==> flow/design.v <==
module bit_fifo #(parameter DEPTH = 768) (
	input clk,
	input reset,
	input din,
	input wr_en,
	input rd_en,
	output reg q,
	output empty,
	output full
);
	localparam AW = $clog2(DEPTH);
	localparam CW = $clog2(DEPTH+1);
	reg mem [0:DEPTH-1];
	reg [AW-1:0] wr_ptr;
	reg [AW-1:0] rd_ptr;
	reg [CW-1:0] count;
	wire do_wr = wr_en & ~full;
	wire do_rd = rd_en & ~empty;
	assign empty = (count == 0);
	assign full = (count == DEPTH);
	always @(posedge clk) begin
		if (do_wr)
			mem[wr_ptr] <= din;
	end
	always @(posedge clk) begin
		if (reset) begin
			wr_ptr <= 0;
			rd_ptr <= 0;
			count <= 0;
			q <= 0;
		end else begin
			if (do_wr)
				wr_ptr <= (wr_ptr == DEPTH-1) ? {AW{1'b0}} : wr_ptr + 1'b1;
			if (do_rd) begin
				q <= mem[rd_ptr];
				rd_ptr <= (rd_ptr == DEPTH-1) ? {AW{1'b0}} : rd_ptr + 1'b1;
			end
			if (do_wr & ~do_rd)
				count <= count + 1'b1;
			else if (do_rd & ~do_wr)
				count <= count - 1'b1;
		end
	end
endmodule
module ledDriver(input clk, input reset, output reg led, input data, input lastBit, input start, output finish, output reg read);
	reg running;
	reg resCounting;
	reg[4:0] count;
	always @(posedge clk) begin
		if (reset || ~running) begin
			count<=0;
		end else begin
			if (count!=24) begin
				count <= count + 1;
			end else begin
			 count <=0;
			end
		end
	end
  reg firstbit;
	always @(posedge clk) begin
	  if (reset) begin
	    running <= 0;
	    firstbit <= 1;	   
		read <= 0;
		resCounting <= 0;
	  end else begin
	    if (~running & start) begin
	      running <= 1;
	      firstbit <= 1;
	    end else if (running) begin
	      firstbit<=0;
	      if (lastBit && count==24) begin
	        running <= 0;
	        resCounting <= 1;	 
			read <= 0;
	      end else if (count==0 && ~firstbit) begin
			read <= 1;
	      end else read <= 0;
	    end else if (resCounting && finish) begin
	      resCounting <= 0;
	    end
	  end
	end
	always @(posedge clk) begin
		if (reset || ~running) begin
			led <= 0;
		end else begin
			if (count==0) begin
				led <= 1;
			end else if ( (count==8 && ~data) || (count==16 && data)) begin
				led<=0;
			end
		end
	end
	reg [10:0] resCounter;
	always @(posedge clk) begin
	  if (reset || ~resCounting) begin
	    resCounter<=0;
	  end else begin
	    resCounter <= resCounter+1;
	  end
	end
	assign finish = resCounter==11'h7FF;
endmodule
module ws2812_top(input clk, input reset, input spi_valid, input spi_data, output led);
	parameter NUM_LEDS = 32;
	localparam NUM_BITS = NUM_LEDS*24;
	reg switch;
	wire q1,q2;
	reg[12:0] writeCount;
	wire read;	
	wire write ;		   	   
	wire empty1, empty2;
	reg justSwitched;
	bit_fifo #(.DEPTH(NUM_BITS)) fifo1(
		.clk(clk),
		.reset(reset),
		.din(spi_data),
		.wr_en(spi_valid & ~switch & write),
		.rd_en(read & switch),
		.q(q1),
		.empty(empty1),
		.full()
	);	   
	bit_fifo #(.DEPTH(NUM_BITS)) fifo2(
		.clk(clk),
		.reset(reset),
		.din(spi_data),
		.wr_en(spi_valid & switch & write),
		.rd_en(read & ~switch),
		.q(q2),
		.empty(empty2),
		.full()
	);		  
	wire readData;
	assign readData = switch ? q1 : q2;
	wire empty;
	assign empty = switch ? empty1 : empty2;
	wire ledFinished;  
	wire readDriver;
	assign read = readDriver | justSwitched;
	ledDriver ledDriver_inst(
		.clk(clk),
		.reset(reset),
		.led(led),
		.data(readData),   
		.lastBit(empty),
		.start(justSwitched),
		.finish(ledFinished),
		.read(readDriver)				  
	);
	reg ledRealFinished;
	reg firstRun;
	always @(posedge clk) begin
		if (reset) begin
			firstRun <= 1;		 
			ledRealFinished <= 1;
		end else begin
			if (justSwitched) begin
				firstRun <= 0;				
			end
			if (ledFinished)
				ledRealFinished <= 1;
			else if (justSwitched)
				ledRealFinished <= 0;
		end
	end
	reg spiFinished;
	reg seenSwitch;
	assign write = ~spiFinished | (seenSwitch!=switch);	
	wire spiRealFinished;
	assign spiRealFinished = spiFinished & (seenSwitch==switch);
	always @(posedge clk) begin
		if (reset) begin 
			writeCount <= 0;
			spiFinished <= 0;
			seenSwitch <= 0;
		end else if (spi_valid) begin
			if (writeCount==NUM_BITS-1) begin   
				if (seenSwitch!=switch) begin
					writeCount <= 1;  
					spiFinished <= 0;
				end else begin
					spiFinished <= 1;
				end
			end else begin
				writeCount <= writeCount + 1;
				spiFinished <= 0;		 
				seenSwitch <= switch;
			end
		end
	end			 
	always @(posedge clk) begin
		if (reset) begin
			switch <= 0;			  
			justSwitched <= 0;
		end else begin	
			if ((firstRun | ledRealFinished) & spiRealFinished) begin
				switch <= ~switch;
				justSwitched <= 1;
			end else
				justSwitched <= 0;
		end
	end	
endmodule
# From RTL to reports: ws2812_top
# Module ws2812_top before and after one edit of its RTL, step after step.
# "orig" refers to lines of the RTL above, "edited" to lines of the edited file.
# "diff": "edited" minus "orig" as printed here.
# Cell names lack the library's common part.
inputs:
  top_module: "ws2812_top"
  clk_port: "clk"
  library: "sky130hd"
  corner: "tt_025C_1v80"

# The edit
# The edit as a unified diff against the file above.
# The edit is scripted: it alters the design's behaviour and was not made to optimise anything.
# begin of diff
@@ -105,5 +105,5 @@
 endmodule
 module ws2812_top(input clk, input reset, input spi_valid, input spi_data, output led);
-	parameter NUM_LEDS = 32;
+	parameter NUM_LEDS = 64;
 	localparam NUM_BITS = NUM_LEDS*24;
 	reg switch;
# end of diff

# Word level
# Yosys after proc, flatten, opt, wreduce and memory -nomap, before mapping. Memory bits, and registers merged into a memory's read port (data or address), are not among the register bits. Print and check cells are not counted. Equal cells are merged and count once.
# Memory sizes are those after Yosys's memory passes, which may raise the word count (mostly to a power of two), join words into wider ones and drop unused or constant bits.
word_totals:
  columns: ["item", "orig", "edited", "diff"]
  rows:
  - ["output_inout_bits", 1, 1, 0]
  - ["ramBits", 1536, 3072, 1536]
  - ["clocked_rd_ports_x_width", 2, 2, 0]
  - ["register_bits", 100, 106, 6]
  - ["memories", 2, 2, 0]
mem_list:
  columns: ["item", "orig", "edited"]
  rows:
  - ["mem_shapes", "fifo1.mem 768x1 r1 w1; fifo2.mem 768x1 r1 w1", "fifo1.mem 1536x1 r1 w1; fifo2.mem 1536x1 r1 w1"]
classes:
  columns: ["item", "orig", "edited", "diff"]
  rows:
  - ["n_mux", 31, 31, 0]
  - ["n_reduce_logical", 22, 22, 0]
  - ["n_addsub", 11, 11, 0]
  - ["equal", 16, 16, 0]
  - ["logic", 37, 37, 0]
ops:
  columns: ["operator", "orig", "edited", "diff"]
  rows:
  - ["2-to-1 mux 10 bit", 10, 0, -10]
  - ["2-to-1 mux 11 bit", 0, 10, 10]
  - ["adder 10 x 1 -> 10 bit with constant B", 6, 0, -6]
  - ["equality test 10 bit with constant B", 6, 0, -6]
  - ["adder 11 x 1 -> 11 bit with constant B", 1, 7, 6]
  - ["equality test 11 bit with constant B", 1, 7, 6]
  - ["zero test 10 bit", 2, 0, -2]
  - ["subtractor 10 x 1 -> 10 bit with constant B", 2, 0, -2]
  - ["zero test 11 bit", 0, 2, 2]
  - ["subtractor 11 x 1 -> 11 bit with constant B", 0, 2, 2]
  - ["equality test 13 x 10 -> 1 bit with constant B", 1, 0, -1]
  - ["equality test 13 x 11 -> 1 bit with constant B", 0, 1, 1]
  - ["2-to-1 mux 1 bit", 19, 19, 0]
  - ["bitwise AND 1 bit", 17, 17, 0]
  - ["inverter 1 bit", 17, 17, 0]
  - ["logical AND 1 bit", 5, 5, 0]
  - ["nonzero test 2 bit", 4, 4, 0]
  - ["logical OR 1 bit", 3, 3, 0]
  - ["bitwise OR 1 bit", 3, 3, 0]
  - ["AND reduction 2 bit", 3, 3, 0]
  - ["OR reduction 2 bit", 3, 3, 0]
  - ["equality test 5 bit with constant B", 2, 2, 0]
  - ["2-to-1 mux 13 bit", 2, 2, 0]
  - ["adder 13 x 1 -> 13 bit with constant B", 1, 1, 0]
  - ["adder 5 x 1 -> 5 bit with constant B", 1, 1, 0]
  - ["equality test 1 bit", 1, 1, 0]
  - ["equality test 5 x 4 -> 1 bit with constant B", 1, 1, 0]
  - ["zero test 5 bit", 1, 1, 0]
# The list need not be complete.

# Longest topological paths
# Depth = most cells in a row (Yosys ltp): at word level without a register or memory, in the mapped netlist without a sequential cell, where the memories' decode and read muxes count.
depth:
  columns: ["item", "orig", "edited", "diff"]
  rows:
  - ["depth_word", 8, 8, 0]
  - ["abc_area", "0", "0", null]
  - ["depth_mapped", 18, 17, -1]
  - ["ltp_nobuf", 17, 17, 0]

# Mapped cells and area
# The flow's flattened synthesis, as Yosys stat reports it; memories are mapped. The netlist is that of the ABC_AREA named above (0 if unset); the other value can give another one.
mapped:
  columns: ["item", "orig", "edited", "diff"]
  rows:
  - ["stdcells", 5181, 9536, 4355]
  - ["yosys_area_um2", 71454.8, 137335.5, 65880.7]
  - ["ff_cells", 1638, 3180, 1542]
  - ["n_buf", 455, 940, 485]
types:
  columns: ["type", "orig", "edited", "diff"]
  rows:
  - ["edfxtp_1", 1536, 3072, 1536]
  - ["nor2_1", 1679, 3196, 1517]
  - ["mux4_2", 352, 775, 423]
  - ["clkbuf_1", 355, 741, 386]
  - ["nand2_1", 232, 295, 63]
  - ["a22oi_1", 13, 76, 63]
  - ["buf_1", 14, 76, 62]
  - ["o22ai_1", 15, 74, 59]
  - ["nand3_1", 43, 86, 43]
  - ["nor2b_1", 15, 50, 35]
  - ["buf_2", 44, 72, 28]
  - ["a211oi_1", 22, 45, 23]
  - ["a21oi_1", 79, 94, 15]
  - ["a31oi_1", 6, 20, 14]
  - ["buf_4", 21, 33, 12]
  - ["nand2b_1", 8, 19, 11]
  - ["mux2_2", 7, 16, 9]
  - ["o2111ai_1", 2, 11, 9]
# The list need not be complete.
# By module: a second synthesis without flattening, with its own total; a netlist apart from the flattened one above.
unflattened:
  columns: ["item", "orig", "edited", "diff"]
  rows:
  - ["hier_cells", 5245, 9758, 4513]
  - ["hier_area_um2", 72159.2, 138431.5, 66272.3]
# Rows give one instance, submodules left out.
modules_orig:
  columns: ["mod", "cells", "instances", "mod_area_um2", "mod_seq_area_um2"]
  rows:
  - ["bit_fifo #(DEPTH=768)", 2513, 2, 35111.2, 23682.7]
  - ["ws2812_top", 123, 1, 1037.2, 380.4]
  - ["ledDriver", 96, 1, 899.6, 420.4]
modules_edited:
  columns: ["mod", "cells", "instances", "mod_area_um2", "mod_seq_area_um2"]
  rows:
  - ["bit_fifo #(DEPTH=1536)", 4777, 2, 68264.2, 46804.9]
  - ["ws2812_top", 108, 1, 1003.5, 380.4]
  - ["ledDriver", 96, 1, 899.6, 420.4]

# Timing after synthesis
# Path of least setup slack by OpenSTA after synthesis, without wires, with an ideal clock, recovery checks aside; 20% of the period is set as input and as output delay. Where synthesis merged equal registers, the netlist keeps one of their names.
synth_path:
  columns: ["item", "orig", "edited", "diff"]
  rows:
  - ["kind", "input port to flip-flop", "input port to flip-flop", null]
  - ["startpoint", "in spi_valid", "in spi_valid", null]
  - ["endpoint", "reg fifo1.count[8]", "reg fifo1.count[10]", null]
  - ["t_arrival_ps", 12992, 12411, -581]
  - ["t_first_pin_ps", 9780, 9780, 0]
  - ["stages", 15, 14, -1]
  - ["setup_slack_ps", 35838, 36363, 525]
  - ["setup_ps", 70, 126, 56]
  - ["input_delay_ps", 9780, 9780, 0]
  - ["path_delay_ps", 3282, 2757, -525]
  - ["tclk_ps", 48900, 48900, 0]
  - ["synth_period_reached_ps", 13062, 12537, -525]
# "path_delay_ps" is the arrival time less input delay plus setup time.
# "stages" counts driving pins, that of a launching flip-flop among them; a cell with two outputs on the path counts twice.
# "synth_period_reached_ps" = period - worst setup slack (recovery checks aside). The figure is calculated, with input and output delays left at 20% of the set period.
# The rows between start and end are the longest chain of elaborated cells between them; the timing report does not say that the signal goes this way. Where chains are equally long, one stands for them.
# Each line given opens the expression or statement behind the cell; cells for indexed reads and writes are added by Yosys, which also makes memories of some case tables.
# A register here has more assigning lines than the two given.
synth_between_orig:
  cell_sequence: "clkbuf_1 o21ai_0 nor3_2 ha_1 inv_1 ha_1 nor2b_1 o21ai_0 a21boi_0 o21ai_0 a21boi_0 o21a_1 o21ai_0 or3b_2 a21oi_1"
  elab_chain_len: 7
  cone_cells: 9
  lines_between: 4
  cone_classes: "2 x mux; 6 x logic; 1 x reduce/logical"
synth_rtl_orig:
  columns: ["item", "line_no", "text"]
  rows:
  - ["from (decl)", 106, "module ws2812_top(input clk, input reset, input spi_valid, input spi_data, output led);"]
  - ["bitwise AND 1 bit (2 in a row)", 120, ".wr_en(spi_valid & ~switch & write),"]
  - ["bitwise AND 1 bit", 17, "wire do_wr = wr_en & ~full;"]
  - ["inverter 1 bit", 40, "else if (do_rd & ~do_wr)"]
  - ["bitwise AND 1 bit", 40, null]
  - ["2-to-1 mux 10 bit", 40, null]
  - ["2-to-1 mux 10 bit", 38, "if (do_wr & ~do_rd)"]
  - ["to (assign)", 39, "count <= count + 1'b1;"]
  - ["to (assign)", 41, "count <= count - 1'b1;"]
  - ["to (decl)", 16, "reg [CW-1:0] count;"]
# Some nets on the timed path still bear RTL names; the line given drives or declares the net.
synth_named_nets_orig:
  columns: ["signal", "line_no"]
  rows:
  - ["fifo1.do_wr", 17]
synth_between_edited:
  cell_sequence: "nand4b_1 clkinv_1 ha_1 inv_1 ha_1 nor2b_1 o21ai_0 a21boi_0 o21ai_0 a21boi_0 o21a_1 o21a_1 o221ai_1 nand3_1"
  elab_chain_len: 7
  cone_cells: 9
  lines_between: 4
  cone_classes: "2 x mux; 6 x logic; 1 x reduce/logical"
synth_rtl_edited:
  columns: ["item", "line_no", "text"]
  rows:
  - ["from (decl)", 106, "module ws2812_top(input clk, input reset, input spi_valid, input spi_data, output led);"]
  - ["bitwise AND 1 bit (2 in a row)", 120, ".wr_en(spi_valid & ~switch & write),"]
  - ["bitwise AND 1 bit", 17, "wire do_wr = wr_en & ~full;"]
  - ["inverter 1 bit", 40, "else if (do_rd & ~do_wr)"]
  - ["bitwise AND 1 bit", 40, null]
  - ["2-to-1 mux 11 bit", 40, null]
  - ["2-to-1 mux 11 bit", 38, "if (do_wr & ~do_rd)"]
  - ["to (assign)", 39, "count <= count + 1'b1;"]
  - ["to (assign)", 41, "count <= count - 1'b1;"]
  - ["to (decl)", 16, "reg [CW-1:0] count;"]
synth_named_nets_edited:
  columns: ["signal", "line_no"]
  rows:
  - ["fifo1.do_wr", 17]

# Path in the finished layout
# From the final timing report of the runs of set A: the path of least setup slack in the routed layout; clock arrival at registers is part of the times.
# The report prints the path's times to 10 ps; the period is as set.
layout_path:
  columns: ["item", "orig", "edited", "diff"]
  rows:
  - ["kind", "input port to flip-flop", "input port to flip-flop", null]
  - ["startpoint", "in spi_valid", "in spi_valid", null]
  - ["endpoint", "reg fifo1.count[8]", "reg fifo1.count[8]", null]
  - ["setup_ps", 70, 60, -10]
  - ["t_first_pin_ps", 9780, 9780, 0]
  - ["stages", 15, 15, 0]
  - ["setup_slack_ps", 35460, 35390, -70]
  - ["t_arrival_ps", 14170, 14350, 180]
  - ["input_delay_ps", 9780, 9780, 0]
  - ["tclk_ps", 48900, 48900, 0]
# The rows between start and end are the longest chain of elaborated cells between them; the timing report does not say that the signal goes this way. Where chains are equally long, one stands for them.
# A register here has more assigning lines than the two given.
layout_between_orig:
  cell_sequence: "clkdlybuf4s50_1 o21ai_0 nor3_2 ha_1 inv_1 ha_1 nor2b_1 o21ai_0 a21boi_0 o21ai_0 a21boi_0 o21a_1 o21ai_0 or3b_2 a21oi_1"
  elab_chain_len: 7
  cone_cells: 9
  lines_between: 4
  cone_classes: "2 x mux; 6 x logic; 1 x reduce/logical"
layout_rtl_orig:
  columns: ["item", "line_no", "text"]
  rows:
  - ["from (decl)", 106, "module ws2812_top(input clk, input reset, input spi_valid, input spi_data, output led);"]
  - ["bitwise AND 1 bit (2 in a row)", 120, ".wr_en(spi_valid & ~switch & write),"]
  - ["bitwise AND 1 bit", 17, "wire do_wr = wr_en & ~full;"]
  - ["inverter 1 bit", 40, "else if (do_rd & ~do_wr)"]
  - ["bitwise AND 1 bit", 40, null]
  - ["2-to-1 mux 10 bit", 40, null]
  - ["2-to-1 mux 10 bit", 38, "if (do_wr & ~do_rd)"]
  - ["to (assign)", 39, "count <= count + 1'b1;"]
  - ["to (assign)", 41, "count <= count - 1'b1;"]
  - ["to (decl)", 16, "reg [CW-1:0] count;"]
# Some nets on the timed path still bear RTL names; the line given drives or declares the net.
layout_named_nets_orig:
  columns: ["signal", "line_no"]
  rows:
  - ["fifo1.do_wr", 17]
layout_between_edited:
  cell_sequence: "clkdlybuf4s50_1 nand4b_1 clkinv_1 ha_1 inv_1 ha_1 nor2b_1 o21ai_0 a21boi_0 o21ai_0 a21boi_0 o21a_1 o21a_1 o31ai_1 and2_1"
  elab_chain_len: 7
  cone_cells: 9
  lines_between: 4
  cone_classes: "2 x mux; 6 x logic; 1 x reduce/logical"
layout_rtl_edited:
  columns: ["item", "line_no", "text"]
  rows:
  - ["from (decl)", 106, "module ws2812_top(input clk, input reset, input spi_valid, input spi_data, output led);"]
  - ["bitwise AND 1 bit (2 in a row)", 120, ".wr_en(spi_valid & ~switch & write),"]
  - ["bitwise AND 1 bit", 17, "wire do_wr = wr_en & ~full;"]
  - ["inverter 1 bit", 40, "else if (do_rd & ~do_wr)"]
  - ["bitwise AND 1 bit", 40, null]
  - ["2-to-1 mux 11 bit", 40, null]
  - ["2-to-1 mux 11 bit", 38, "if (do_wr & ~do_rd)"]
  - ["to (assign)", 39, "count <= count + 1'b1;"]
  - ["to (assign)", 41, "count <= count - 1'b1;"]
  - ["to (decl)", 16, "reg [CW-1:0] count;"]
layout_named_nets_edited:
  columns: ["signal", "line_no"]
  rows:
  - ["fifo1.do_wr", 17]

# Layout results
# Runs of the flow (Yosys, OpenROAD) on both versions; the two runs of a pair have the same settings. The constraints put input and output delay at 20% of the set period each and load the outputs with 0.01 pF.
settings_set_A:
  CORE_UTILIZATION: 45
  PLACE_DENSITY: 0.6
  period_ns: 48.9
  CAP_MARGIN: 20
  CORE_MARGIN: 2
  SLEW_MARGIN: 20
results_set_A:
  columns: ["item", "orig", "edited", "diff"]
  rows:
  - ["die_footprint_um2", 161990.0, 309625.0, 147635.0]
  - ["setupTns_ps", 0, 0, 0]
  - ["worstSetupSlack_ps", 35464, 35386, -78]
  - ["ws_hold_ps", 444, 467, 23]
  - ["post_route_util_frac", 0.498, 0.499, 0.001]
  - ["final_cell_area_um2", 78706.7, 151450.0, 72743.3]
  - ["yosys_chip_area_um2", 71454.8, 137335.5, 65880.7]
settings_set_B:
  CAP_MARGIN: 0
  CORE_ASPECT_RATIO: 1.11
  CORE_MARGIN: 4
  CORE_UTILIZATION: 71
  HOLD_SLACK_MARGIN: 0.22
  MIN_ROUTING_LAYER: "met1"
  PLACE_DENSITY_LB_ADDON: 0.01
  SLEW_MARGIN: 40
  period_ns: 12.6
results_set_B:
  columns: ["item", "orig", "edited", "diff"]
  rows:
  - ["die_footprint_um2", 105787.0, 200540.0, 94753.0]
  - ["setupTns_ps", 0, 0, 0]
  - ["worstSetupSlack_ps", 6531, 6673, 142]
  - ["ws_hold_ps", 445, 447, 2]
  - ["post_route_util_frac", 0.778, 0.78, 0.002]
  - ["final_cell_area_um2", 77630.7, 149513.0, 71882.3]
  - ["yosys_chip_area_um2", 71454.8, 137335.5, 65880.7]
